==> flow/design.v <==
module float_adder(
    input   clk,
    input   rst,
    input   [31:0]  x,
    input   [31:0]  y,
    output  reg [31:0]  z,
    output  reg [1:0]   overflow  
);
    reg [24:0] m_x, m_y, m_z;
    reg [27:0] m_x_ext, m_y_ext, m_z_ext;
    reg [7:0] e_x, e_y, e_z;
    reg [2:0] s_x, s_y, s_z;
    reg [2:0] state_now;
    parameter S_start = 3'b000;
    parameter S_align = 3'b001;
    parameter S_add = 3'b010;
    parameter S_normal = 3'b011;
    parameter S_overflow = 3'b100;
    parameter S_zerocheck = 3'b101;
    parameter S_IDLE = 3'b110;
    wire [5:0] shift_bit;
    FHB32 fhb32_x(
        .x({4'b0, m_z_ext}),
        .high_bit(shift_bit)
    );
    always @(posedge clk or negedge rst) begin
        if (!rst) begin
            state_now <= S_start;
        end
        else begin
            case(state_now)
                S_start: begin
                    if ((x[30:23] == 8'd255 && x[22:0] != 0) || (y[30:23] == 8'd255 && y[22:0] != 0))
                        state_now <= S_overflow;
                    else if ((x[30:23] == 8'd255 && x[22:0] == 0) || (y[30:23] == 8'd255 && y[22:0] == 0))
                        state_now <= S_overflow;
                    else
                        state_now <= S_zerocheck;
                end
                S_zerocheck: begin
                    if ((m_x[22:0] == 0 && e_x == 8'b0) || (m_y[22:0] == 0 && e_y == 8'b0))
                        state_now <= S_overflow;
                    else
                        state_now <= S_align;
                end
                S_align: state_now <= S_add;
                S_add: begin
                    if (s_x != s_y && m_x_ext == m_y_ext)
                        state_now <= S_overflow;
                    else
                        state_now <= S_normal;
                end
                S_normal: state_now <= S_overflow;
                default: state_now <= S_IDLE;
            endcase
        end
    end
    always @(posedge clk) begin
        case(state_now)
            S_start: begin
                e_x <= x[30:23];
                e_y <= y[30:23];
                m_x <= {2'b01, x[22:0]};  
                m_y <= {2'b01, y[22:0]};
                s_x <= {2'b0, x[31]};
                s_y <= {2'b0, y[31]};
                if ((x[30:23] == 8'd255 && x[22:0] != 0) || (y[30:23] == 8'd255 && y[22:0] != 0)) begin
                    overflow <= 2'b11;
                    s_z <= 3'd1;
                    e_z <= 8'd255;
                    m_z <= 25'h7fffff;
                end
                else if ((x[30:23] == 8'd255 && x[22:0] == 0) || (y[30:23] == 8'd255 && y[22:0] == 0)) begin
                    overflow <= 2'b11;
                    s_z <= {2'b0, x[31]};
                    e_z <= 8'd255;
                    if ((x[30:23] == 8'd255 && x[22:0] == 0) && (y[30:23] == 8'd255 && y[22:0] == 0) && x[31] != y[31]) begin
                        m_z <= 25'h7fffff;
                    end else begin
                        m_z <= 25'b0;
                    end
                end
                else begin
                    overflow <= 2'b00;
                end
            end
            S_zerocheck: begin
                if (m_x[22:0] == 0 && e_x == 8'b0) begin
                    s_z <= s_y;
                    e_z <= e_y;
                    m_z <= m_y;
                end
                else if (m_y[22:0] == 0 && e_y == 8'b0) begin
                    s_z <= s_x;
                    e_z <= e_x;
                    m_z <= m_x;
                end
            end
            S_align: begin
                if (e_x == e_y) begin
                    e_z <= e_x;
                    m_x_ext <= {m_x[23:0], 3'b0};
                    m_y_ext <= {m_y[23:0], 3'b0};
                end else if (e_x < e_y) begin
                    e_z <= e_y;
                    m_x_ext <= {m_x >> (e_y - e_x), 3'b0};
                    m_y_ext <= {m_y[23:0], 3'b0};
                end else begin
                    e_z <= e_x;
                    m_x_ext <= {m_x[23:0], 3'b0};
                    m_y_ext <= {m_y >> (e_x - e_y), 3'b0};
                end
            end
            S_add: begin
                if (s_x == s_y) begin
                    m_z_ext <= m_x_ext + m_y_ext;
                    s_z <= s_x;
                end else begin
                    if (m_x_ext < m_y_ext) begin
                        m_z_ext <= m_y_ext - m_x_ext;
                        s_z <= s_y;
                    end else if (m_x_ext > m_y_ext) begin
                        m_z_ext <= m_x_ext - m_y_ext;
                        s_z <= s_x;
                    end else begin
                        m_z <= 25'd0;
                        e_z <= 8'd0;
                        s_z <= 3'd0;
                    end
                end
            end
            S_normal: begin
                if (m_z_ext[27] == 1'b1) begin
                    if (e_z == 8'd254) begin
                        s_z <= s_x;
                        e_z <= 8'd255;
                        m_z <= 0;
                        overflow <= 2'b01;
                    end else begin
                        m_z <= {1'b0, m_z_ext[26:4]};
                        e_z <= e_z + 8'b1;
                    end
                end else begin
                    if (m_z_ext[26] == 1'b0 && e_z >= 1) begin
                        m_z <= (m_z_ext << (6'd26 - shift_bit)) >> 3;
                        e_z <= e_z + shift_bit - 6'd26;
                    end
                    else begin
                        m_z <= m_z_ext[27:3];
                    end
                end
            end
            S_overflow: begin
                z <= {s_z[0], e_z[7:0], m_z[22:0]};
            end
            default: ;
        endcase
    end
endmodule
module FHB32(
    input [31:0] x,
    output reg [5:0] high_bit
);
    integer i;
    always @(*) begin
        high_bit = 0;
        for (i = 0; i < 32; i = i + 1)
            if (x[i] == 1'b1) high_bit = i[5:0];
    end
endmodule
Subject: tool reports on float_adder

Hi,

* From RTL to reports: float_adder
Each step is given for the RTL above and for the edited RTL.
"before" refers to lines of the RTL above, "after" to lines of the edited file.
"change": "after" minus "before" as printed here. "relative change": 100 x difference / "before".
Operators: Yosys type, input widths -> output width; for muxes data width and select width s.
Cell names lack the library's common part.
Not given: -
- Top module :: float_adder
- Clock port :: clk
- Standard-cell library :: sky130hd
- Library corner :: tt_025C_1v80

* Edit of the RTL
Unified diff, file above to edited file.
The edit is scripted: it alters the design's behaviour and was not made to optimise anything.
#+begin_src diff
@@ -2,9 +2,11 @@
     input   clk,
     input   rst,
-    input   [31:0]  x,
+    input   [31:0]  x_ext,
     input   [31:0]  y,
     output  reg [31:0]  z,
     output  reg [1:0]   overflow  
 );
+    reg [31:0] x;
+    always @(posedge clk) x <= x_ext;
     reg [24:0] m_x, m_y, m_z;
     reg [27:0] m_x_ext, m_y_ext, m_z_ext;
#+end_src

* Word-level counts
Counts by Yosys on the flattened word-level netlist (proc, flatten, opt, wreduce; memories kept). Register bits leave out memories and registers merged into their read ports (data or address). Print and check cells are left out. Cells with the same type and inputs are merged into one.
** Word-level totals
- elaborated cells :: before 172, after 173, change +1, relative change +0.58%
- flip-flop bits (word level) :: before 217, after 249, change +32, relative change +14.75%
- bits of input ports :: before 66, after 66, change 0, relative change 0.00%
** Cells by class
- muxes and demuxes :: before 79, after 79, change 0, relative change 0.00%
- bitwise operators :: before 2, after 2, change 0, relative change 0.00%
- $lt $le $gt $ge :: before 4, after 4, change 0, relative change 0.00%
- add/sub/neg operators :: before 9, after 9, change 0, relative change 0.00%
- reduce/logical cells :: before 33, after 33, change 0, relative change 0.00%
- shifts and indexed selects :: before 3, after 3, change 0, relative change 0.00%
- equality and inequality tests :: before 21, after 21, change 0, relative change 0.00%
Operator kinds equal on both sides are left out: 53.

* Longest topological paths
Depth = most cells in a row (Yosys ltp): at word level without a register or memory, in the mapped netlist without a sequential cell, where the memories' decode and read muxes count.
** Logic depth
- depth in word-level cells :: before 32, after 32, change 0, relative change 0.00%
- ABC_AREA :: before 0, after 0
- gate-level depth with buffers :: before 20, after 19, change -1, relative change -5.00%
- mapped depth without buffers :: before 19, after 17, change -2, relative change -10.53%

* Mapped cells and area
Yosys stat after the flow's synthesis: flattened, memories mapped to cells. It holds for the ABC_AREA given above (unset counts as 0); a run with the other value may have another netlist.
** Mapped netlist
- chip area (Yosys) (um^2) :: before 17267.8, after 17932.2, change +664.4, relative change +3.85%
- flip-flops :: before 209, after 241, change +32, relative change +15.31%
- cells in the netlist :: before 1904, after 1957, change +53, relative change +2.78%
** Cells by type
- dfxtp_1 :: before 0, after 32, change +32
- mux2i_1 :: before 49, after 69, change +20, relative change +40.82%
- mux2_2 :: before 36, after 16, change -20, relative change -55.56%
- a21oi_1 :: before 173, after 191, change +18, relative change +10.40%
- nand2_1 :: before 167, after 180, change +13, relative change +7.78%
- o21ai_1 :: before 6, after 18, change +12, relative change +200.00%
- a211oi_1 :: before 27, after 16, change -11, relative change -40.74%
- a31o_2 :: before 12, after 2, change -10, relative change -83.33%
- nand2b_1 :: before 22, after 14, change -8, relative change -36.36%
- nor2_1 :: before 179, after 172, change -7, relative change -3.91%
- nor4_1 :: before 41, after 35, change -6, relative change -14.63%
- a21o_1 :: before 36, after 42, change +6, relative change +16.67%
- a22o_1 :: before 14, after 8, change -6, relative change -42.86%
- o21ai_0 :: before 113, after 118, change +5, relative change +4.42%
- or3_1 :: before 16, after 11, change -5, relative change -31.25%
- o21bai_1 :: before 12, after 17, change +5, relative change +41.67%
- and2_1 :: before 5, after 10, change +5, relative change +100.00%
- o221ai_1 :: before 4, after 9, change +5, relative change +125.00%
Cell types equal on both sides are left out: 18.
Not every row of either side is listed.
The figures by module come from a second, unflattened synthesis with its own total; it is not the netlist above.
** Second synthesis, totals
- cell total of the unflattened synthesis :: before 1831, after 1831, change 0, relative change 0.00%
- area total of the unflattened synthesis (um^2) :: before 16783.6, after 17116.4, change +332.8, relative change +1.98%
Each row is one instance without its submodules.
** By module, before
- float_adder :: times used 1, area 16419.5 um^2, cells 1769
- FHB32 :: times used 1, area 364.1 um^2, cells 62
** By module, after
- float_adder :: times used 1, area 16752.3 um^2, cells 1769
- FHB32 :: times used 1, area 364.1 um^2, cells 62

* Path before layout
OpenSTA on the mapped netlist: ideal clock, no wires. The path of least setup slack (recovery checks aside). Input and output delay are each 20% of the period. Register names are those of the netlist, which keeps one name where synthesis merged equal registers.
** Path post-synthesis
- path type :: before register to register, after register to register
- start :: before register m_y_ext[11], after register m_x_ext[11]
- end :: before register e_z[0], after register m_z[0]
- arrival time (ns) :: before 4.586, after 4.498, change -0.088, relative change -1.92%
- required time (ns) :: before 4.581, after 4.528, change -0.053, relative change -1.16%
- path slack (ns) :: before -0.005, after 0.030, change +0.035
- stages :: before 12, after 12, change 0, relative change 0.00%
- buffers on the path :: before 2, after 1, change -1, relative change -50.00%
- period (ns) :: before 5.0, after 5.0, change 0.0, relative change 0.00%
- launch time at the first pin (ns) :: before 0.000, after 0.000, change 0.000
- delay of the path (ns) :: before 5.005, after 4.970, change -0.035, relative change -0.70%
- setup time (ns) :: before 0.419, after 0.472, change +0.053
- synthesis period reached (ns) :: before 5.005, after 4.97, change -0.035, relative change -0.70%
"delay of the path" = arrival - input delay + setup time.
"stages" counts driving pins, that of a launching flip-flop among them; a cell with two outputs on the path counts twice.
"synthesis period reached" is the clock period less the worst setup slack; recovery checks do not enter. This is arithmetic on one report: input and output delays are still those of the set period (20% each).
The rows between start and end are the longest chain of elaborated cells between them; the timing report does not say that the signal goes this way. Where chains are equally long, one stands for them.
A line is the first line of the expression or statement that the cell stems from. Yosys adds cells for indexed reads and writes and turns some case tables into memories.
A register here has more assigning lines than the two given.
before: The path ends at the enable pin of a flip-flop; only ways to that pin are counted.
Between the ends, post-synthesis, before:
- Cells stage by stage :: edfxtp_1 -> ha_1 -> clkbuf_1 -> a211oi_1 -> nor2b_1 -> o31ai_1 -> o211ai_1 -> a31o_2 -> nand2_1 -> buf_2 -> a31oi_1 -> a2111oi_0
- Cells in the longest elaborated chain :: 3
** RTL lines, path post-synthesis, before
- from (decl) :: RTL line 10 : reg [27:0] m_x_ext, m_y_ext, m_z_ext;
- from (assign) :: RTL line 103 : m_y_ext <= {m_y[23:0], 3'b0};
- from (assign) :: RTL line 107 : m_y_ext <= {m_y[23:0], 3'b0};
- $gt 28x28->1 :: RTL line 122 : end else if (m_x_ext > m_y_ext) begin
- $ne 2x2->1
- $reduce_and 7->1
- to (assign) :: RTL line 105 : e_z <= e_y;
- to (assign) :: RTL line 109 : e_z <= e_x;
- to (decl) :: RTL line 11 : reg [7:0] e_x, e_y, e_z;
after: The path ends at the enable pin of a flip-flop; only ways to that pin are counted.
Between the ends, post-synthesis, after:
- Cells stage by stage :: edfxtp_1 -> inv_1 -> ha_1 -> buf_2 -> a21oi_1 -> o21ai_0 -> a221oi_1 -> o211ai_1 -> a311oi_4 -> inv_1 -> a31oi_1 -> nor2_1
- Cells in the longest elaborated chain :: 3
** RTL lines, path post-synthesis, after
- from (decl) :: RTL line 12 : reg [27:0] m_x_ext, m_y_ext, m_z_ext;
- from (assign) :: RTL line 104 : m_x_ext <= {m_x[23:0], 3'b0};
- from (assign) :: RTL line 108 : m_x_ext <= {m_x >> (e_y - e_x), 3'b0};
- $gt 28x28->1 :: RTL line 124 : end else if (m_x_ext > m_y_ext) begin
- $ne 2x2->1
- $reduce_and 6->1
- to (assign) :: RTL line 142 : m_z <= {1'b0, m_z_ext[26:4]};
- to (assign) :: RTL line 147 : m_z <= (m_z_ext << (6'd26 - shift_bit)) >> 3;

* Worst path after layout
Path of least setup slack in the final report of the runs of pair A (OpenROAD, finished layout, wires in). Where an end is a register, its clock arrival counts in the times.
** Path post-layout
- path type :: before register to register, after register to register
- start :: before register e_x[0], after register e_x[0]
- end :: before register m_y_ext[16], after register m_y_ext[12]
- period (ns) :: before 4.22, after 4.22, change 0.00, relative change 0.00%
- buffers on the path :: before 1, after 1, change 0, relative change 0.00%
- arrival time (ns) :: before 4.35, after 4.30, change -0.05, relative change -1.15%
- path slack (ns) :: before 0.27, after 0.22, change -0.05
- required time (ns) :: before 4.62, after 4.52, change -0.10, relative change -2.16%
- stages :: before 15, after 14, change -1, relative change -6.67%
- setup time (ns) :: before 0.14, after 0.27, change +0.13
- launch time at the first pin (ns) :: before 0.54, after 0.56, change +0.02, relative change +3.70%
The rows between start and end are the longest chain of elaborated cells between them; the timing report does not say that the signal goes this way. Where chains are equally long, one stands for them.
A register here has more assigning lines than the two given.
Between the ends, post-layout, before:
- Cells stage by stage :: edfxtp_1 -> inv_1 -> ha_2 -> inv_1 -> fa_1 -> a21o_1 -> a21oi_1 -> nor2b_1 -> o21ai_0 -> o21ai_0 -> o211ai_1 -> nor3_2 -> buf_4 -> nor3_1 -> a221o_1
- Cells in the longest elaborated chain :: 4
** RTL lines, path post-layout, before
- from (decl) :: RTL line 11 : reg [7:0] e_x, e_y, e_z;
- from (assign) :: RTL line 61 : e_x <= x[30:23];
- $sub 8x8->8 :: RTL line 111 : m_y_ext <= {m_y >> (e_x - e_y), 3'b0};
- $shr 24x8->25 :: RTL line 111
- $mux 26 :: RTL line 104 : end else if (e_x < e_y) begin
- $mux 26 :: RTL line 100 : if (e_x == e_y) begin
- to (assign) :: RTL line 103 : m_y_ext <= {m_y[23:0], 3'b0};
- to (assign) :: RTL line 107 : m_y_ext <= {m_y[23:0], 3'b0};
- to (decl) :: RTL line 10 : reg [27:0] m_x_ext, m_y_ext, m_z_ext;
Between the ends, post-layout, after:
- Cells stage by stage :: edfxtp_1 -> inv_1 -> ha_2 -> inv_1 -> fa_1 -> a21o_1 -> a21oi_1 -> nor2b_1 -> o21ai_0 -> o21ai_0 -> a31oi_1 -> buf_4 -> nand3_1 -> o21ai_0
- Cells in the longest elaborated chain :: 4
** RTL lines, path post-layout, after
- from (decl) :: RTL line 13 : reg [7:0] e_x, e_y, e_z;
- from (assign) :: RTL line 63 : e_x <= x[30:23];
- $sub 8x8->8 :: RTL line 113 : m_y_ext <= {m_y >> (e_x - e_y), 3'b0};
- $shr 24x8->25 :: RTL line 113
- $mux 26 :: RTL line 106 : end else if (e_x < e_y) begin
- $mux 26 :: RTL line 102 : if (e_x == e_y) begin
- to (assign) :: RTL line 105 : m_y_ext <= {m_y[23:0], 3'b0};
- to (assign) :: RTL line 109 : m_y_ext <= {m_y[23:0], 3'b0};
- to (decl) :: RTL line 12 : reg [27:0] m_x_ext, m_y_ext, m_z_ext;

* Layout results
Runs of the flow (Yosys, OpenROAD) on both versions; the two runs of a pair have the same settings. The constraints put input and output delay at 20% of the set period each and load the outputs with 0.01 pF.
Flow settings, pair A:
- CORE_UTILIZATION :: 40
- period_ns :: 4.22
- CAP_MARGIN :: 20
- CORE_MARGIN :: 2
- SLEW_MARGIN :: 20
** Results, pair A
- achieved clock period (ns) :: before 3.948, after 4.000, change +0.052, relative change +1.32%
- utilization after routing (%) :: before 46.6, after 46.8, change +0.2
- lowest setup slack (ns) :: before 0.272, after 0.220, change -0.052
- overall die area (um^2) :: before 44846.5, after 46539.4, change +1692.9, relative change +3.77%
- standard-cell area of the final layout (um^2) :: before 19981.7, after 20706.1, change +724.4, relative change +3.63%
- total negative slack on setup checks (ns) :: before 0.000, after 0.000, change 0.000
- mapped cell area after synthesis (um^2) :: before 17267.8, after 17932.2, change +664.4, relative change +3.85%
Flow settings, pair B:
- CELL_PAD_IN_SITES_DETAIL_PLACEMENT :: 2
- CORE_ASPECT_RATIO :: 1.22
- CORE_UTILIZATION :: 24
- SETUP_SLACK_MARGIN :: 0.58
- SLEW_MARGIN :: 30
- TNS_END_PERCENT :: 75
- period_ns :: 5.57
- CAP_MARGIN :: 20
- CORE_MARGIN :: 2
** Results, pair B
- achieved clock period (ns) :: before 4.759, after 4.754, change -0.005, relative change -0.11%
- utilization after routing (%) :: before 28.3, after 28.1, change -0.2
- lowest setup slack (ns) :: before 0.811, after 0.816, change +0.005
- overall die area (um^2) :: before 74121.4, after 76931.2, change +2809.8, relative change +3.79%
- standard-cell area of the final layout (um^2) :: before 20184.4, after 20802.5, change +618.1, relative change +3.06%
- total negative slack on setup checks (ns) :: before 0.000, after 0.000, change 0.000
- mapped cell area after synthesis (um^2) :: before 17267.8, after 17932.2, change +664.4, relative change +3.85%
"achieved clock period" is the run's clock period less its worst setup slack. It is reckoned from that one timing run; input and output delays stay at 20% of the period that was set.

Regards
